==> flow/design.v <==
module Registers  (
    input clk,
    input rst,
    input [31:0] in,
    output reg [31:0]  out
);
always @(posedge clk )
begin
    if(rst == 1'b1)
    begin
        out<=0;
    end
    else 
    begin
        out<=in;
    end
end
endmodule
module full_adder
(input i_bit1,input i_bit2, input i_carry,output o_sum,output o_carry);
wire g1,p1;
assign g1=i_bit1 & i_bit2;
assign p1=i_bit1 ^ i_bit2;
assign o_sum=p1 ^ i_carry;
assign o_carry = g1 | (p1&i_carry);
endmodule
module four_bit_adder(input [3:0] A,input [3:0]  B,input Cin,  output [3:0]  Sum,output   Cout);
    wire [3:0] C; 
    genvar i;
    generate
        for (i = 0; i < 4; i = i + 1) begin : loop
            full_adder FA(
                .i_bit1(A[i]),
                .i_bit2(B[i]),
                .i_carry(i == 0 ? Cin : C[i - 1]),
                .o_sum(Sum[i]),
                .o_carry(C[i])
            );
        end
    endgenerate
    assign Cout=C[3];
endmodule
module CSA  #(parameter N = 32)(input [N-1:0] A,input [N-1:0]  B,input Cin,  output [N-1:0]  Sum,output   Cout,output Overflow);
    wire [N-1:0] S0;
    wire [N-1:0] S1;
    wire [(N/4)-1:0] C0;
    wire [(N/4)-1:0] C1;
    wire [(N/4)-1:0] C;
    four_bit_adder A_inst(.A(A[3:0]),.B(B[3:0]),.Cin(Cin),.Sum(Sum[3:0]),.Cout(C[0])); 
    genvar i;
    generate
        for (i = 0; i < N/4-1; i = i + 1) begin : loop1
            four_bit_adder A0(
                .A(A[i*4+7:i*4+4]),
                .B(B[i*4+7:i*4+4]),
                .Cin(1'b0),
                .Sum(S0[i*4+7:i*4+4]),
                .Cout(C0[i+1])
            );
            four_bit_adder A1(
                .A(A[i*4+7:i*4+4]),
                .B(B[i*4+7:i*4+4]),
                .Cin(1'b1),
                .Sum(S1[i*4+7:i*4+4]),
                .Cout(C1[i+1])
            );
        end
    endgenerate
    genvar j;
    generate
    for (j = 0; j < N/4-1; j = j + 1) begin : loop2
        assign Sum[j*4+7:j*4+4] = C[j] ? S1[j*4+7:j*4+4] : S0[j*4+7:j*4+4];
        assign C[j+1] = C[j] ? C1[j+1] : C0[j+1];
    end
endgenerate
    assign Cout=C[(N/4)-1];
    assign Overflow=(A[N-1]==B[N-1]&&(A[N-1])!=Sum[N-1]);
endmodule
module normalizer
(input [23:0] A_mantissa,input [7:0] A_exponent, output  reg [22:0] O_mantissa ,output reg [7:0] O_exponent);
reg [23:0] temp_mantissa;
always @ (*)
begin 
    if(A_mantissa[23:0]==24'b000000000000000000000001)
    begin 
        temp_mantissa=A_mantissa<<23;
        O_exponent=A_exponent-23;
    end
    else if(A_mantissa[23:1]==23'b00000000000000000000001)
    begin 
        temp_mantissa=A_mantissa<<22;
        O_exponent=A_exponent-22;
    end
    else if(A_mantissa[23:2]==22'b0000000000000000000001)
    begin 
        temp_mantissa=A_mantissa<<21;
        O_exponent=A_exponent-21;
    end
    else if(A_mantissa[23:3]==21'b000000000000000000001)
    begin 
        temp_mantissa=A_mantissa<<20;
        O_exponent=A_exponent-20;
    end
    else if(A_mantissa[23:4]==20'b00000000000000000001)
    begin 
        temp_mantissa=A_mantissa<<19;
        O_exponent=A_exponent-19;
    end
    else if(A_mantissa[23:5]==19'b0000000000000000001)
    begin 
        temp_mantissa=A_mantissa<<18;
        O_exponent=A_exponent-18;
    end
    else if(A_mantissa[23:6]==18'b000000000000000001)
    begin 
        temp_mantissa=A_mantissa<<17;
        O_exponent=A_exponent-17;
    end
    else if(A_mantissa[23:7]==17'b00000000000000001)
    begin 
        temp_mantissa=A_mantissa<<16;
        O_exponent=A_exponent-16;
    end
    else if(A_mantissa[23:8]==16'b0000000000000001)
    begin 
        temp_mantissa=A_mantissa<<15;
        O_exponent=A_exponent-15;
    end
    else if(A_mantissa[23:9]==15'b000000000000001)
    begin 
        temp_mantissa=A_mantissa<<14;
        O_exponent=A_exponent-14;
    end
    else if(A_mantissa[23:10]==14'b00000000000001)
    begin 
        temp_mantissa=A_mantissa<<13;
        O_exponent=A_exponent-13;
    end
    else if(A_mantissa[23:11]==13'b0000000000001)
    begin 
        temp_mantissa=A_mantissa<<12;
        O_exponent=A_exponent-12;
    end
    else if(A_mantissa[23:12]==12'b000000000001)
    begin 
        temp_mantissa=A_mantissa<<11;
        O_exponent=A_exponent-11;
    end
    else if(A_mantissa[23:13]==11'b00000000001)
    begin 
        temp_mantissa=A_mantissa<<10;
        O_exponent=A_exponent-10;
    end
    else if(A_mantissa[23:14]==10'b0000000001)
    begin 
        temp_mantissa=A_mantissa<<9;
        O_exponent=A_exponent-9;
    end
    else if(A_mantissa[23:15]==9'b000000001)
    begin 
        temp_mantissa=A_mantissa<<8;
        O_exponent=A_exponent-8;
    end
    else if(A_mantissa[23:16]==8'b00000001)
    begin 
        temp_mantissa=A_mantissa<<7;
        O_exponent=A_exponent-7;
    end
    else if(A_mantissa[23:17]==7'b0000001)
    begin 
        temp_mantissa=A_mantissa<<6;
        O_exponent=A_exponent-6;
    end
    else if(A_mantissa[23:18]==6'b000001)
    begin 
        temp_mantissa=A_mantissa<<5;
        O_exponent=A_exponent-5;
    end
    else if(A_mantissa[23:19]==5'b00001)
    begin 
        temp_mantissa=A_mantissa<<4;
        O_exponent=A_exponent-4;
    end
    else if(A_mantissa[23:20]==4'b0001)
    begin 
        temp_mantissa=A_mantissa<<3;
        O_exponent=A_exponent-3;
    end
    else if(A_mantissa[23:21]==3'b001)
    begin 
        temp_mantissa=A_mantissa<<2;
        O_exponent=A_exponent-2;
    end
    else if(A_mantissa[23:22]==3'b01)
    begin 
        temp_mantissa=A_mantissa<<1;
        O_exponent=A_exponent-1;
    end
    else 
    begin
        temp_mantissa=A_mantissa;
        O_exponent=A_exponent;
    end 
O_mantissa=temp_mantissa[22:0];
end
endmodule
module FPA
(input [31:0] A, input [31:0] B, output [31:0] Sum,output Cout,output reg of);
reg  A_sign;
reg  B_sign;
reg  O_sign;
reg [7:0] A_exponent ;
reg [7:0] B_exponent ;
wire [7:0] O_exponent ;
reg [24:0] O_temp1_exponent ;
reg [24:0] O_temp2_exponent ;
reg [23:0] A_mantissa ;
reg [23:0] B_mantissa ;
reg [23:0] temp1_mantissa ;
reg [23:0] temp2_mantissa ;
reg [23:0] O_mantissa ;
reg [24:0] O_temp1_mantissa ;
reg [24:0] O_temp2_mantissa ;
reg [7:0] temp ;
wire [7:0] final_exponent ;
wire [22:0] final_mantissa ;
wire [7:0] pre_exponent ;
wire [22:0] pre_mantissa ;
reg [23:0] A_Adder ;
reg [23:0] B_Adder ;
wire [23:0] Sum_Adder ;
wire Cin ;
wire c ;
 CSA #(24) c1( A_Adder,B_Adder,Cin,Sum_Adder ,c ,overflow);
assign Cin=1'b0;
always @ (*)
begin
    A_sign=A[31];
    B_sign=B[31];
    A_exponent=A[30:23];
    B_exponent=B[30:23];
    A_mantissa = {1'b1,A[22:0]};
    B_mantissa ={1'b1,B[22:0]};
    if(A_exponent > B_exponent ) begin
        temp=A_exponent-B_exponent;
        O_temp1_exponent=A_exponent;
        B_mantissa=B_mantissa>>temp;
    end
    else if (A_exponent < B_exponent )begin
        temp=B_exponent-A_exponent;
        O_temp1_exponent=B_exponent;
        temp1_mantissa=A_mantissa>>temp;
        A_mantissa=temp1_mantissa;
    end
    else 
    begin
        O_temp1_exponent=A_exponent;
    end
    if(A_sign == B_sign )
    begin
        A_Adder=A_mantissa;
        B_Adder=B_mantissa;
        O_sign=A_sign;
        O_temp1_mantissa={c,Sum_Adder};
    end
     else 
    begin
        if(A_sign==1'b1)
        begin
            temp1_mantissa=~A_mantissa+1'b1;
            temp2_mantissa=B_mantissa;
            A_Adder=temp1_mantissa;
            B_Adder=temp2_mantissa;
            O_temp2_mantissa={c,Sum_Adder};
            if(A_mantissa>= B_mantissa)
            begin 
                O_temp1_mantissa=~O_temp2_mantissa+1;
                O_temp1_mantissa[24]=1'b0;
            end
            else
            begin 
                O_temp1_mantissa=O_temp2_mantissa;
                O_temp1_mantissa[24]=1'b0;
            end
        end
        else 
        begin
            temp1_mantissa=A_mantissa;
            temp2_mantissa=~B_mantissa+1'b1;
            A_Adder=temp1_mantissa;
            B_Adder=temp2_mantissa;
            O_temp2_mantissa={c,Sum_Adder};
            if(A_mantissa <= B_mantissa)
            begin 
                O_temp1_mantissa=~O_temp2_mantissa+1;
                O_temp1_mantissa[24]=1'b0;
            end
            else
            begin 
                O_temp1_mantissa=O_temp2_mantissa;
                O_temp1_mantissa[24]=1'b0;
            end
        end
        if(A_mantissa>B_mantissa)
            O_sign=A_sign;
        else if(A_mantissa<B_mantissa)
            O_sign=B_sign;
        else
        begin
            O_sign=1'b0;
        end
    end
    if(O_temp1_mantissa[24]==1'b1)
    begin
        O_temp2_exponent=O_temp1_exponent+25'd1;
        O_mantissa=O_temp1_mantissa[24:1];
        if(O_mantissa == 23'd0 &  O_temp1_exponent== A_exponent & O_temp1_exponent== B_exponent )
            begin
                O_temp1_exponent=23'd0;
            end
        else
            O_temp1_exponent=O_temp2_exponent;
    end else
    begin
        O_mantissa=O_temp1_mantissa[23:0];
        if(O_mantissa == 23'd0 &  O_temp1_exponent== A_exponent & O_temp1_exponent== B_exponent )
            begin
                O_temp1_exponent=23'd0;
            end
   end 
end
assign O_exponent=O_temp1_exponent;
normalizer N_instance( O_mantissa, O_exponent, pre_mantissa , pre_exponent);
always @ (*)
begin
    if(pre_exponent == 8'd255  || A[30:23] == 8'd255  || B[30:23] == 8'd255)
        of=1'b1;
    else
        of=1'b0;
end
assign final_exponent = of ? 8'd0 : pre_exponent;
assign final_mantissa = of ? 23'd0 : pre_mantissa;
assign Sum={O_sign & ~of,final_exponent,final_mantissa};
assign Cout=O_temp1_mantissa[24];
endmodule
module FPA_final (
input clk,
input rst,
input [31 : 0] in1,
input [31 : 0] in2,
output [31 : 0] OUT
);
wire [31 : 0]A;
wire [31 : 0]B;
wire [31 : 0]C;
Registers operand1_reg (clk,rst, in1, A);
Registers operand2_reg (clk, rst, in2, B);
FPA B1 ( .A(A), .B(B), .Sum(C), .Cout(), .of());
Registers output_reg (clk,rst, C, OUT);
endmodule
* Tool chain data of FPA_final
Tool output for the design above, in the order of the flow.
Line numbers count from 1 in the design file above.
Operators: Yosys type, input widths -> output width; for muxes data width and select width s.
Not given: --
- Design top :: FPA_final
- Clock port :: clk
- Cell library :: sky130hd
- Library corner :: tt_025C_1v80

* Elaborated design
Counts by Yosys on the flattened word-level netlist (proc, flatten, opt, wreduce; memories kept). Register bits leave out memories and registers merged into their read ports (data or address). Print and check cells are left out. Cells with the same type and inputs are merged into one.
- Flip-flop bits (word level) :: 96
- Input bits :: 66
- Output and inout port bits :: 32
- Elaborated cells :: 363
- Add/sub/neg operators :: 29
- $lt $le $gt $ge :: 6
- Eq/ne operators :: 29
- Shifts and indexed selects :: 2
- Mux-type cells :: 76
- Bitwise operators :: 166
- Reductions and logical operators :: 28
** Operators by type and width (count)
- $mux 23 :: 22
- $mux 24 :: 11
- $mux 8 :: 28
- $add 24x1->24 const B :: 3
- $not 24->24 :: 3
- $sub 8x4->8 const B :: 8
- $sub 8x5->8 const B :: 8
- $and 1x1->1 :: 62
- $xor 1x1->1 :: 57
- $shr 24x8->24 :: 2
- $logic_not 24->1 :: 2
- $or 1x1->1 :: 38
- $sub 8x3->8 const B :: 4
- $reduce_or 25->1 :: 1
- $mux 25 :: 1
- $eq 24x1->1 const B :: 1
- $ge 24x24->1 :: 1
- $gt 24x24->1 :: 1
- $le 24x24->1 :: 1
- $lt 24x24->1 :: 1
- $reduce_or 24->1 :: 1
- $eq 8x8->1 const B :: 3
- $eq 23x1->1 const B :: 1
- $reduce_or 23->1 :: 1
- $eq 22x1->1 const B :: 1
- $reduce_or 22->1 :: 1
- $eq 21x1->1 const B :: 1
- $reduce_or 21->1 :: 1
Not listed: further kinds 50, cells in them 71.

* Longest topological paths
Depth = most cells in a row (Yosys ltp): at word level without a register or memory, in the mapped netlist without a sequential cell, where the memories' decode and read muxes count.
- Depth in word-level cells :: 61
- ABC_AREA :: 0
- Depth in mapped cells :: 75
- Mapped depth without buffers :: 66

* Netlist
The flow's flattened synthesis, as Yosys stat reports it; memories are mapped. The netlist is that of the ABC_AREA named above (0 if unset); the other value can give another one.
- Cell count :: 2385
- Cell area after synthesis :: 16361.9 um^2
- Sequential area :: 1921.8 um^2
- Flip-flop cells :: 96
- Buffer cells :: 196
** Cells by type
- sky130_fd_sc_hd__dfxtp_1 :: count 96, total area 1.92E+03 um^2
- sky130_fd_sc_hd__nand2_1 :: count 270, total area 1.01E+03 um^2
- sky130_fd_sc_hd__a21oi_1 :: count 188, total area 940.902 um^2
- sky130_fd_sc_hd__ha_1 :: count 72, total area 900.864 um^2
- sky130_fd_sc_hd__nor2_1 :: count 223, total area 837.053 um^2
- sky130_fd_sc_hd__xnor2_1 :: count 77, total area 674.397 um^2
- sky130_fd_sc_hd__o21ai_0 :: count 133, total area 665.638 um^2
- sky130_fd_sc_hd__a211oi_1 :: count 80, total area 600.576 um^2
- sky130_fd_sc_hd__clkbuf_1 :: count 134, total area 502.982 um^2
- sky130_fd_sc_hd__nor2b_1 :: count 79, total area 494.224 um^2
- sky130_fd_sc_hd__mux4_2 :: count 21, total area 472.954 um^2
- sky130_fd_sc_hd__nor3_1 :: count 85, total area 425.408 um^2
- sky130_fd_sc_hd__nand3_1 :: count 82, total area 410.394 um^2
- sky130_fd_sc_hd__fa_1 :: count 20, total area 400.384 um^2
- sky130_fd_sc_hd__mux2i_1 :: count 36, total area 360.346 um^2
- sky130_fd_sc_hd__o211ai_1 :: count 46, total area 345.331 um^2
- sky130_fd_sc_hd__inv_1 :: count 75, total area 281.52 um^2
- sky130_fd_sc_hd__xor2_1 :: count 31, total area 271.51 um^2
Not listed: further types 85, cells in them 637.
The figures by module come from a second, unflattened synthesis with its own total; it is not the netlist above.
- Cell total of the unflattened synthesis :: 2308
- Area (unflattened synthesis) :: 16951.3 um^2
Rows give one instance, submodules left out.
** By module
- FPA :: instances 1, cells 1059, area 7389.6 um^2, seq. area 0.0 um^2
- normalizer :: instances 1, cells 955, area 5620.4 um^2, seq. area 0.0 um^2
- Registers :: instances 3, cells 67, area 863.3 um^2, seq. area 640.6 um^2
- full_adder :: instances 44, cells 1, area 20.0 um^2, seq. area 0.0 um^2
- CSA (N=24) :: instances 1, cells 49, area 470.5 um^2, seq. area 0.0 um^2
- FPA_final :: instances 1, cells 0, area 0.0 um^2, seq. area 0.0 um^2
- four_bit_adder :: instances 11, cells 0, area 0.0 um^2, seq. area 0.0 um^2

* Path before layout
OpenSTA on the mapped netlist: ideal clock, no wires. The path of least setup slack (recovery checks aside). Input and output delay are each 20% of the period. Register names are those of the netlist, which keeps one name where synthesis merged equal registers.
- Kind :: register -> register
- Start :: register operand1_reg.out[23]
- End :: register output_reg.out[21]
- Period :: 22.0 ns
- Setup time :: 0.128 ns
- Time at the first pin :: 0.000 ns
- Arrival time :: 16.489 ns
- Data required time :: 21.872 ns
- Path slack :: 5.383 ns
- Path delay :: 16.617 ns
- Driving pins on the path :: 72
- Buffers on the path :: 9
- Synthesis period reached :: 16.617 ns
"path delay" = arrival - input delay + setup time.
"driving pins on the path" counts driving pins, that of a launching flip-flop among them; a cell with two outputs on the path counts twice.
"synthesis period reached" = period - worst setup slack (recovery checks aside). The figure is calculated, with input and output delays left at 20% of the set period.
Between the ends stands the longest chain of elaborated cells between them, by number of cells; it is not shown to be the way that was timed. Of several equally long chains one is given.
Each line given opens the expression or statement behind the cell; cells for indexed reads and writes are added by Yosys, which also makes memories of some case tables.
- Path through :: sky130_fd_sc_hd__dfxtp_1 sky130_fd_sc_hd__inv_1 sky130_fd_sc_hd__ha_1 sky130_fd_sc_hd__inv_1 sky130_fd_sc_hd__fa_1 sky130_fd_sc_hd__nand3_1 sky130_fd_sc_hd__a21oi_2 sky130_fd_sc_hd__o21a_1 sky130_fd_sc_hd__buf_6 sky130_fd_sc_hd__buf_6 sky130_fd_sc_hd__buf_2 sky130_fd_sc_hd__clkbuf_1 sky130_fd_sc_hd__mux4_2 sky130_fd_sc_hd__nand2_1 sky130_fd_sc_hd__a21oi_1 sky130_fd_sc_hd__a211oi_1 sky130_fd_sc_hd__a211oi_1 sky130_fd_sc_hd__o21ai_0 [... 36 more ...] sky130_fd_sc_hd__buf_2 sky130_fd_sc_hd__and3_1 sky130_fd_sc_hd__clkinv_1 sky130_fd_sc_hd__buf_1 sky130_fd_sc_hd__ha_1 sky130_fd_sc_hd__inv_1 sky130_fd_sc_hd__nor2_1 sky130_fd_sc_hd__nor4_1 sky130_fd_sc_hd__or4_1 sky130_fd_sc_hd__a32o_1 sky130_fd_sc_hd__a21oi_1 sky130_fd_sc_hd__o21ai_0 sky130_fd_sc_hd__a21oi_1 sky130_fd_sc_hd__mux2i_1 sky130_fd_sc_hd__nand4_1 sky130_fd_sc_hd__o31ai_4 sky130_fd_sc_hd__buf_6 sky130_fd_sc_hd__nor2_1
- Length of the longest elaborated chain :: 60
- Elaborated cells between the ends (all ways) :: 303
- Those cells by class :: add/sub (29); compare (4); eq/ne (27); shift (2); mux (72); logic (164); reduce/logical (5)
** RTL lines, path after synthesis
- start: declaration :: RTL line 5 : output reg [31:0]  out
- start: assignment :: RTL line 11 : out<=0;
- start: assignment :: RTL line 15 : out<=in;
- $sub 8x8->8 :: RTL line 250 : temp=B_exponent-A_exponent;
- $shr 24x8->24 :: RTL line 252 : temp1_mantissa=A_mantissa>>temp;
- $mux 24 :: RTL line 249 : else if (A_exponent < B_exponent )begin
- $mux 24 :: RTL line 244 : if(A_exponent > B_exponent ) begin
- $not 24->24 :: RTL line 270 : temp1_mantissa=~A_mantissa+1'b1;
- $add 24x1->24 :: RTL line 270
- $mux 24 :: RTL line 268 : if(A_sign==1'b1)
- [... 45 more ...]
- $mux 8 :: RTL line 94 : else if(A_mantissa[23:2]==22'b0000000000000000000001)
- $mux 8 :: RTL line 89 : else if(A_mantissa[23:1]==23'b00000000000000000000001)
- $mux 8 :: RTL line 84 : if(A_mantissa[23:0]==24'b000000000000000000000001)
- $eq 8x8->1 :: RTL line 336 : if(pre_exponent == 8'd255  || A[30:23] == 8'd255  || B[30:23] == 8'd255)
- $logic_or 1x1->1 (2 in a row) :: RTL line 336
- $mux 1 :: RTL line 336
- $reduce_or 4->1
- end: assignment :: RTL line 11
- end: assignment :: RTL line 15
- end: declaration :: RTL line 5

* Path in the finished layout
From the final timing report of stored run 1: the path of least setup slack in the routed layout; clock arrival at registers is part of the times.
- Kind :: register -> register
- Start :: register operand1_reg.out[23]
- End :: register output_reg.out[5]
- Period :: 20.0 ns
- Setup time :: 0.10 ns
- Time at the first pin :: 0.38 ns
- Arrival time :: 19.25 ns
- Data required time :: 20.28 ns
- Path slack :: 1.03 ns
- Driving pins on the path :: 60
- Buffers on the path :: 3
Between the ends stands the longest chain of elaborated cells between them, by number of cells; it is not shown to be the way that was timed. Of several equally long chains one is given.
- Path through :: sky130_fd_sc_hd__dfxtp_1 sky130_fd_sc_hd__inv_1 sky130_fd_sc_hd__ha_1 sky130_fd_sc_hd__buf_4 sky130_fd_sc_hd__and4_1 sky130_fd_sc_hd__nand3_1 sky130_fd_sc_hd__o21a_2 sky130_fd_sc_hd__a21oi_1 sky130_fd_sc_hd__or2_1 sky130_fd_sc_hd__o211ai_1 sky130_fd_sc_hd__or3_1 sky130_fd_sc_hd__o211a_1 sky130_fd_sc_hd__or2_2 sky130_fd_sc_hd__ha_1 sky130_fd_sc_hd__a21oi_1 sky130_fd_sc_hd__fa_1 sky130_fd_sc_hd__fa_1 sky130_fd_sc_hd__fa_1 [... 24 more ...] sky130_fd_sc_hd__o211ai_1 sky130_fd_sc_hd__or3_1 sky130_fd_sc_hd__nand2_1 sky130_fd_sc_hd__inv_1 sky130_fd_sc_hd__ha_1 sky130_fd_sc_hd__inv_1 sky130_fd_sc_hd__nor2_1 sky130_fd_sc_hd__o211ai_1 sky130_fd_sc_hd__a21oi_1 sky130_fd_sc_hd__o211ai_1 sky130_fd_sc_hd__a2111oi_0 sky130_fd_sc_hd__buf_4 sky130_fd_sc_hd__nor2_1 sky130_fd_sc_hd__mux2i_1 sky130_fd_sc_hd__nor2_1 sky130_fd_sc_hd__nor3_4 sky130_fd_sc_hd__buf_4 sky130_fd_sc_hd__nor3b_1
- Length of the longest elaborated chain :: 60
- Elaborated cells between the ends (all ways) :: 287
- Those cells by class :: add/sub (29); compare (4); eq/ne (27); shift (2); mux (56); logic (164); reduce/logical (5)
** RTL lines, path after layout
- start: declaration :: RTL line 5 : output reg [31:0]  out
- start: assignment :: RTL line 11 : out<=0;
- start: assignment :: RTL line 15 : out<=in;
- $sub 8x8->8 :: RTL line 250 : temp=B_exponent-A_exponent;
- $shr 24x8->24 :: RTL line 252 : temp1_mantissa=A_mantissa>>temp;
- $mux 24 :: RTL line 249 : else if (A_exponent < B_exponent )begin
- $mux 24 :: RTL line 244 : if(A_exponent > B_exponent ) begin
- $not 24->24 :: RTL line 270 : temp1_mantissa=~A_mantissa+1'b1;
- $add 24x1->24 :: RTL line 270
- $mux 24 :: RTL line 268 : if(A_sign==1'b1)
- [... 45 more ...]
- $mux 8 :: RTL line 94 : else if(A_mantissa[23:2]==22'b0000000000000000000001)
- $mux 8 :: RTL line 89 : else if(A_mantissa[23:1]==23'b00000000000000000000001)
- $mux 8 :: RTL line 84 : if(A_mantissa[23:0]==24'b000000000000000000000001)
- $eq 8x8->1 :: RTL line 336 : if(pre_exponent == 8'd255  || A[30:23] == 8'd255  || B[30:23] == 8'd255)
- $logic_or 1x1->1 (2 in a row) :: RTL line 336
- $mux 1 :: RTL line 336
- $reduce_or 20->1
- end: assignment :: RTL line 11
- end: assignment :: RTL line 15
- end: declaration :: RTL line 5

Subject: FPA_final on sky130hd, stored results

Hello all,

3 stored runs of FPA_final in the flow (synthesis by Yosys, layout by OpenROAD, sky130hd cells), in arbitrary order. Constraints: input delay and output delay 20% of the set period each, output load 0.01 pF.
"reached clock period" is the run's clock period less its worst setup slack. It is reckoned from that one timing run; input and output delays stay at 20% of the period that was set.
"time on the worst setup path" is the time allowed to the run's worst setup path (the clock period less input and output delay, where it has them) less its slack. Clock arrival times count: a late capture clock shortens it, a late launch clock lengthens it.
"power consumption" rests on the timing tool's default activity at the inputs, not on a simulated workload.

* Stored run 1
** Files
==> flow/run.sh <==
#!/bin/bash
# the make line also repeats the synthesis and layout settings of config.mk as NAME=value (left out here)
make -C /OpenROAD-flow-scripts/flow DESIGN_CONFIG=/design/flow/config.mk WORK_HOME=/design/flow/orfs CLKGATE_MAP_FILE= finish
==> flow/config.mk <==
export PLATFORM = sky130hd
export DESIGN_NAME = FPA_final
export DESIGN_NICKNAME = FPA_final
export VERILOG_FILES = /design/flow/design.v
export SDC_FILE = /design/flow/constraint.sdc
export NUM_CORES = 4
export LEC_CHECK = 0
export CAP_MARGIN = 20
export CORE_MARGIN = 2
export CORE_UTILIZATION = 40
export SLEW_MARGIN = 20
==> flow/constraint.sdc <==
create_clock -name core_clock -period 20.0 [get_ports {clk}]
set_input_delay 4.0000 -clock core_clock [delete_from_list [all_inputs] [get_ports {clk}]]
set_output_delay 4.0000 -clock core_clock [all_outputs]
set_load 0.01 [all_outputs]
** Results
- Mapped cell area after synthesis :: 16361.9 um^2
- Die size :: 42539.1 um^2
- Standard-cell area after routing :: 18167.4 um^2
- Utilization :: 44.7 %
- Setup slack of the critical path :: 1.026 ns
- Setup total negative slack :: 0.000 ns
- Post-route worst hold slack :: 0.870 ns
- Power consumption :: 2.434 mW
- Reached clock period :: 18.974 ns
- Time on the worst setup path :: 18.97 ns
- Worst setup path kind :: register -> register

* Stored run 2
** Files
==> flow/run.sh <==
#!/bin/bash
# the make line also repeats the synthesis and layout settings of config.mk as NAME=value (left out here)
make -C /OpenROAD-flow-scripts/flow DESIGN_CONFIG=/design/flow/config.mk WORK_HOME=/design/flow/orfs CLKGATE_MAP_FILE= finish
==> flow/config.mk <==
export PLATFORM = sky130hd
export DESIGN_NAME = FPA_final
export DESIGN_NICKNAME = FPA_final
export VERILOG_FILES = /design/flow/design.v
export SDC_FILE = /design/flow/constraint.sdc
export NUM_CORES = 4
export LEC_CHECK = 0
export ABC_AREA = 0
export CAP_MARGIN = 20
export CORE_ASPECT_RATIO = 0.78
export CORE_MARGIN = 9
export CORE_UTILIZATION = 50
export CTS_CLUSTER_SIZE = 89
export GPL_TIMING_DRIVEN = 1
export MAX_ROUTING_LAYER = met5
export MIN_ROUTING_LAYER = met2
export PLACE_DENSITY_LB_ADDON = 0.25
export SLEW_MARGIN = 20
export TNS_END_PERCENT = 20
==> flow/constraint.sdc <==
create_clock -name core_clock -period 20.0 [get_ports {clk}]
set_input_delay 4.0000 -clock core_clock [delete_from_list [all_inputs] [get_ports {clk}]]
set_output_delay 4.0000 -clock core_clock [all_outputs]
set_load 0.01 [all_outputs]
** Results
Not finished: routing ended with error GRT-0116.

* Stored run 3
** Files
==> flow/run.sh <==
#!/bin/bash
# the make line also repeats the synthesis and layout settings of config.mk as NAME=value (left out here)
make -C /OpenROAD-flow-scripts/flow DESIGN_CONFIG=/design/flow/config.mk WORK_HOME=/design/flow/orfs CLKGATE_MAP_FILE= finish
==> flow/config.mk <==
export PLATFORM = sky130hd
export DESIGN_NAME = FPA_final
export DESIGN_NICKNAME = FPA_final
export VERILOG_FILES = /design/flow/design.v
export SDC_FILE = /design/flow/constraint.sdc
export NUM_CORES = 4
export LEC_CHECK = 0
export CAP_MARGIN = 20
export CORE_MARGIN = 2
export CORE_UTILIZATION = 40
export SLEW_MARGIN = 20
==> flow/constraint.sdc <==
create_clock -name core_clock -period 20.4 [get_ports {clk}]
set_input_delay 4.0800 -clock core_clock [delete_from_list [all_inputs] [get_ports {clk}]]
set_output_delay 4.0800 -clock core_clock [all_outputs]
set_load 0.01 [all_outputs]
** Results
- Mapped cell area after synthesis :: 16361.9 um^2
- Die size :: 42539.1 um^2
- Standard-cell area after routing :: 18083.6 um^2
- Utilization :: 44.5 %
- Setup slack of the critical path :: 1.248 ns
- Setup total negative slack :: 0.000 ns
- Post-route worst hold slack :: 0.839 ns
- Power consumption :: 2.366 mW
- Reached clock period :: 19.152 ns
- Time on the worst setup path :: 19.15 ns
- Worst setup path kind :: register -> register

Thanks
